==> flow/design.v <==
module dec #(parameter w=2)(
	input [w-1:0] s,
	input e,
	output reg [2**w-1:0] o
);
	always @ (*) begin
		o = 0;
		if (e)
  		  o[s] = 1;
	end
endmodule
module rgst #(
	parameter w=8
)(
	input clk, rst_b, ld, clr,
	input [w-1:0] d,
	output reg [w-1:0] q
);
	always @ (posedge clk, negedge rst_b)
		if (!rst_b)			q <= 0;
		else if (clr)			q <= 0;
		else if (ld)			q <= d;
endmodule
module cntr #(parameter w=8)(
	input clk, rst_b,c_up,clr,
	output reg [w-1:0] q
);
	always @ (posedge clk, negedge rst_b)
		if (!rst_b)			q <= 0;
		else if (c_up)			q <= q+1;
		else if (clr)			q <= 0;
endmodule
module pktmux(
  input [63:0] pkt,msg_len,
  input pad_pkt,zero_pkt,mgln_pkt,
  output reg [63:0] o
);
  always @ (*)
    if (pad_pkt == 1)         o=(1<<63);
    else if (zero_pkt == 1)   o=0;
    else if (mgln_pkt == 1)   o=msg_len;
    else                      o=pkt;
endmodule
module regfl(
  input clk,rst_b,we,
  input [2:0] s,
  input [63:0] d,
  output [511:0] q
);
  wire [7:0] dout;
  dec #(.w(3)) inst1(.s(s),.e(we),.o(dout));
  generate
    genvar i;
    for (i=0; i<8; i=i+1) begin:v
      rgst #(.w(64)) gi(.clk(clk),.rst_b(rst_b),.clr(1'b0),.d(d),.ld(dout[i]),
          .q(q[511-i*64:448-i*64]));
    end
  endgenerate
endmodule
module sha2indpath(
  input clk,rst_b,clr,st_pkt,pad_pkt,zero_pkt,mgln_pkt,
  input [63:0] pkt,
  output [2:0] idx,
  output [511:0] blk
);
  wire [63:0] mlen, mout;
  wire [21:0] mlen_r;
  assign mlen = {42'b0, mlen_r};
  pktmux inst1(.pkt(pkt),.pad_pkt(pad_pkt),.zero_pkt(zero_pkt),
      .mgln_pkt(mgln_pkt),.msg_len(mlen),.o(mout));
  regfl inst2(.clk(clk),.rst_b(rst_b),.we(st_pkt),.d(mout),
      .s(idx),.q(blk));
  cntr #(.w(3)) inst3(.clk(clk),.rst_b(rst_b),.clr(clr),.c_up(st_pkt),.q(idx));
  rgst #(.w(22)) inst4(.clk(clk),.rst_b(rst_b),.clr(clr),.q(mlen_r),
      .ld(st_pkt&(~(pad_pkt|zero_pkt|mgln_pkt))),
      .d(mlen_r+22'd64));
endmodule
module sha2inctrl(
  input clk,rst_b,lst_pkt,
  input [2:0] idx,
  output reg st_pkt,pad_pkt,
  output reg zero_pkt,mgln_pkt,
  output reg blk_val,msg_end
);
  localparam START=0,RX_PKT=1,PAD=2,ZERO=3,MGLN=4,MSG_END=5,STOP=6;
  reg [2:0] st,st_nxt;
  always @ (*)
    case(st)
      START,RX_PKT: if (lst_pkt == 0)             st_nxt=RX_PKT;
                    else                          st_nxt=PAD;
      PAD,ZERO:     if (idx == 6)                 st_nxt=MGLN;
                    else                          st_nxt=ZERO;
      MGLN:                                       st_nxt=MSG_END;
      MSG_END,STOP:                               st_nxt=STOP;
      default:                                    st_nxt=STOP;
    endcase
  always @ (*) begin
    blk_val=0;
    msg_end=0;
    st_pkt=0;
    pad_pkt=0;
    zero_pkt=0;
    mgln_pkt=0;
    case(st)
      START: begin
        st_pkt=1; end
      RX_PKT: begin
        st_pkt=1;
        if (idx == 0)
          blk_val=1; end
      PAD: begin
        st_pkt=1;
        pad_pkt=1;
        if (idx == 0)
          blk_val=1; end
      ZERO: begin
        st_pkt=1;
        zero_pkt=1;
        if (idx == 0)
          blk_val=1; end
      MGLN: begin
        st_pkt=1;
        mgln_pkt=1; end
      MSG_END: begin
        blk_val=1;
        msg_end=1; end
    endcase
  end
  always @ (posedge clk, negedge rst_b)
    if (rst_b == 0)                                 st<=START;
    else                                            st<=st_nxt;
endmodule
module sha2in(
  input clk,rst_b,lst_pkt,
  input [63:0] pkt,
  output [511:0] blk,
  output blk_val,msg_end
);
  wire [2:0] idx;
  wire st_pkt,pad_pkt,zero_pkt,mgln_pkt;
  sha2inctrl ctrl(.clk(clk),.rst_b(rst_b),.lst_pkt(lst_pkt),.idx(idx),
      .st_pkt(st_pkt),.pad_pkt(pad_pkt),.zero_pkt(zero_pkt),
      .mgln_pkt(mgln_pkt),.blk_val(blk_val),.msg_end(msg_end));
  sha2indpath dpath(.clk(clk),.rst_b(rst_b),.clr(1'b0),.st_pkt(st_pkt),
      .pad_pkt(pad_pkt),.zero_pkt(zero_pkt),.mgln_pkt(mgln_pkt),
      .pkt(pkt),.idx(idx),.blk(blk));
endmodule
Tool chain data of sha2in
What the tools print for sha2in, step after step. Line numbers count from 1 in the design file above. Operators: Yosys type, input widths -> output width; for muxes data width and select width s. Cell names lack the library's common part. A cell with - has no value.

Top: sha2in. Clock port: clk. Library: sky130hd. Corner: tt_025C_1v80.

After elaboration
Counts by Yosys on the flattened word-level netlist (proc, flatten, opt, wreduce; memories kept). Register bits leave out memories and registers merged into their read ports (data or address). Print and check cells are left out. Cells with the same type and inputs are merged into one.

Under register bits stands 540. For bits of input ports the number is 67. Output and inout port bits: 514. For elaborated cells the number is 46.

The entry for add/subtract/negate cells reads 3. The entry for eq/ne operators reads 6. For shift operators the number is 1. For mux-type cells the number is 15. The entry for bitwise gates (word level) reads 4. The figure for reduce/logical cells is 6.

Operators by type and width (count): $mux 64 (3); $add 22x7->22 const B (1); $eq 3x3->1 const B (3); $pmux 3 s3 (1); $shift 1x4->8 const A (1); $mux 8 (1); $eq 3x2->1 const B (2); $logic_not 3->1 (2); $mux 3 (2); $mux 1 (6); $reduce_or 5->1 (1); $reduce_or 2->1 (2); $neg 3->4 (1); $add 3x1->3 const B (1); $eq 3x1->1 const B (1); $reduce_or 3->1 (1); $or 1x1->1 (2); $pmux 1 s2 (1); $mux 2 (1); $and 1x1->1 (1); $not 1->1 (1).

Longest topological paths
Yosys ltp: most cells in a row. Word level: on the elaborated netlist, between registers, memories and ports. Mapped: between sequential cells and ports; inverters and the memories' decode and read muxes count.

Under depth after elaboration stands 6. ABC_AREA: 1. The entry for mapped depth reads 11.

Synthesis result
The flow's flattened synthesis, as Yosys stat reports it; memories are mapped. The netlist is that of the ABC_AREA named above (0 if unset); the other value can give another one. Totals and module areas in this step are rounded.

Cells by type (count): dfrtp_1 (536); nand2_1 (1502); buf_2 (75); nand3_1 (70); inv_1 (82); buf_6 (24); nor2_2 (30); nor2_1 (38); o21ai_0 (25); buf_4 (13); xor2_1 (11); ha_1 (7); a21oi_1 (14); nor2_4 (5); clkbuf_1 (10); inv_2 (10); nand3_2 (3); dfstp_2 (1).

Other cell types: 8; their cells: 15.

Under cells in the netlist stands 2471. Synthesis area: 0.0215 mm^2. Under area of sequential cells stands 0.0134 mm^2. Under mapped flip-flops stands 537. Buffer cells: 122.

Worst setup path after synthesis
Path of least setup slack by OpenSTA after synthesis, without wires, with an ideal clock, recovery checks aside; 20% of the period is set as input and as output delay. Where synthesis merged equal registers, the netlist keeps one of their names.

Kind: reg-to-reg. Start: register dpath.inst3.q[0]. End: register dpath.inst2.v[4].gi.q[13]. The figure for clock period is 4000 ps. Library setup time: 117 ps. For data arrival time the number is 1967 ps. The figure for required time is 3883 ps. The figure for setup slack is 1916 ps. Path delay: 2084 ps. Under stages on the path stands 12. Path buffers: 3. The entry for synthesis period reached reads 2084 ps.

"path delay" is the arrival time less input delay plus setup time. "stages on the path" counts driving pins, that of a launching flip-flop among them; a cell with two outputs on the path counts twice. "synthesis period reached" is the clock period less the worst setup slack; recovery checks do not enter. This is arithmetic on one report: input and output delays are still those of the set period (20% each). Between the ends stands the longest chain of elaborated cells between them, by number of cells; it is not shown to be the way that was timed. Of several equally long chains one is given. Each line given opens the expression or statement behind the cell; cells for indexed reads and writes are added by Yosys, which also makes memories of some case tables. A register here has more assigning lines than the two given.

Cells stage by stage: dfrtp_1 -> inv_1 -> ha_1 -> ha_1 -> buf_2 -> nand4_2 -> nor2_4 -> inv_2 -> buf_2 -> buf_2 -> nand2_1 -> nand2_1. The figure for length of the longest elaborated chain is 3.

Ends and longest elaborated chain, post-synthesis: start: declaration (line 26) `output reg [w-1:0] q`; start: assignment (line 29) `if (!rst_b) q <= 0;`; start: assignment (line 30) `else if (c_up) q <= q+1;`; $neg 3->4 (line 9) `o[s] = 1;`; $shift 1x4->8 (line 9); $mux 8 (line 8) `if (e)`; end: assignment (line 20) `if (!rst_b) q <= 0;`; end: assignment (line 22) `else if (ld) q <= d;`; end: declaration (line 17) `output reg [w-1:0] q`.

Worst path after layout
Path of least setup slack in the final report of run A (OpenROAD, finished layout, wires in). Where an end is a register, its clock arrival counts in the times. The path's times are printed in steps of 10 ps; the period is the one set.

Kind: reg-to-reg. Start: register ctrl.st. End: register dpath.inst2.v[0].gi.q[14]. The figure for clock period is 2410 ps. Library setup time: 30 ps. For data arrival time the number is 2900 ps. The figure for required time is 2960 ps. The figure for setup slack is 60 ps. Under stages on the path stands 7. Path buffers: 1.

Where an end lacks its bit number, it is one bit of the signal, or one of the new flip-flops if synthesis recoded a state register. Between the ends stands the longest chain of elaborated cells between them, by number of cells; it is not shown to be the way that was timed. Of several equally long chains one is given. A register here has more assigning lines than the two given.

Cells stage by stage: dfrtp_1 -> nor2_2 -> buf_2 -> o21ai_0 -> a21oi_1 -> nand3_1 -> nand2_1. The figure for length of the longest elaborated chain is 5.

Ends and longest elaborated chain, after layout: start: declaration (line 86) `reg [2:0] st,st_nxt;`; start: assignment (line 130) `if (rst_b == 0)                                 st<=START;`; start: assignment (line 131) `else                                            st<=st_nxt;`; $eq 3x3->1 (line 104) `case(st)`; $mux 1 (line 104); $mux 64 (line 41) `else if (mgln_pkt == 1)   o=msg_len;`; $mux 64 (line 40) `else if (zero_pkt == 1)   o=0;`; $mux 64 (line 39) `if (pad_pkt == 1)         o=(1<<63);`; end: assignment (line 21) `else if (clr) q <= 0;`; end: assignment (line 22) `else if (ld) q <= d;`; end: declaration (line 17) `output reg [w-1:0] q`.

Flow measurements of sha2in on sky130hd: 2 stored runs with different settings, listed in no order. Input and output delays are each 20% of the period that was set; the output load is 0.01 pF. "reached clock period" is the run's clock period less its worst setup slack. It is reckoned from that one timing run; input and output delays stay at 20% of the period that was set. "time of the worst setup path" = time allowed to the worst setup path (clock period - input delay - output delay, where it has them) - its slack; a late launch clock adds to it, a late capture clock takes from it. "total power of the final layout" is the tool's figure for a default switching activity; nothing was simulated. "time of the worst setup path" is known to 10 ps. The results are shown rounded.

Files of run A:
==> flow/run.sh <==
#!/bin/bash
# the make line also repeats the synthesis and layout settings of config.mk as NAME=value (left out here)
make -C /OpenROAD-flow-scripts/flow DESIGN_CONFIG=/design/flow/config.mk WORK_HOME=/design/flow/orfs CLKGATE_MAP_FILE= finish
==> flow/config.mk <==
export PLATFORM = sky130hd
export DESIGN_NAME = sha2in
export DESIGN_NICKNAME = sha2in
export VERILOG_FILES = /design/flow/design.v
export SDC_FILE = /design/flow/constraint.sdc
export NUM_CORES = 4
export LEC_CHECK = 0
export ABC_AREA = 1
export CAP_MARGIN = 25
export CELL_PAD_IN_SITES_DETAIL_PLACEMENT = 0
export CORE_ASPECT_RATIO = 1.87
export CORE_MARGIN = 2
export CORE_UTILIZATION = 45
export CTS_CLUSTER_DIAMETER = 308
export CTS_CLUSTER_SIZE = 95
export GPL_ROUTABILITY_DRIVEN = 0
export GPL_TIMING_DRIVEN = 0
export HOLD_SLACK_MARGIN = -0.05
export MAX_ROUTING_LAYER = met4
export MIN_ROUTING_LAYER = met2
export PLACE_DENSITY_LB_ADDON = 0.14
export SETUP_SLACK_MARGIN = 0.09
export SLEW_MARGIN = 15
==> flow/constraint.sdc <==
create_clock -name core_clock -period 2.41 [get_ports {clk}]
set_input_delay 0.4820 -clock core_clock [delete_from_list [all_inputs] [get_ports {clk}]]
set_output_delay 0.4820 -clock core_clock [all_outputs]
set_load 0.01 [all_outputs]

Results of run A. For the mapped cell area after synthesis the run shows 0.0215 mm^2. The area inside the die boundary comes to 0.0495 mm^2. The standard-cell area after routing is 0.0288 mm^2. The utilization is 0.609. The setup slack of the worst path reads 58 ps. The measured total negative slack on setup checks is 0 ps. The total power of the final layout reads 38400 µW. The reached clock period is 2352 ps. The time of the worst setup path reads 2350 ps. Worst path kind: reg-to-reg.

Files of run B:
==> flow/run.sh <==
#!/bin/bash
# the make line also repeats the synthesis and layout settings of config.mk as NAME=value (left out here)
make -C /OpenROAD-flow-scripts/flow DESIGN_CONFIG=/design/flow/config.mk WORK_HOME=/design/flow/orfs CLKGATE_MAP_FILE= finish
==> flow/config.mk <==
export PLATFORM = sky130hd
export DESIGN_NAME = sha2in
export DESIGN_NICKNAME = sha2in
export VERILOG_FILES = /design/flow/design.v
export SDC_FILE = /design/flow/constraint.sdc
export NUM_CORES = 4
export LEC_CHECK = 0
export CAP_MARGIN = 20
export CORE_MARGIN = 2
export CORE_UTILIZATION = 40
export SLEW_MARGIN = 20
==> flow/constraint.sdc <==
create_clock -name core_clock -period 4.0 [get_ports {clk}]
set_input_delay 0.8000 -clock core_clock [delete_from_list [all_inputs] [get_ports {clk}]]
set_output_delay 0.8000 -clock core_clock [all_outputs]
set_load 0.01 [all_outputs]

Results of run B. For the mapped cell area after synthesis the run shows 0.0203 mm^2. The area inside the die boundary comes to 0.0525 mm^2. The standard-cell area after routing is 0.0287 mm^2. The utilization is 0.573. The setup slack of the worst path reads 851 ps. The measured total negative slack on setup checks is 0 ps. The total power of the final layout reads 24800 µW. The reached clock period is 3149 ps. The time of the worst setup path reads 2350 ps. Worst path kind: reg-to-output.
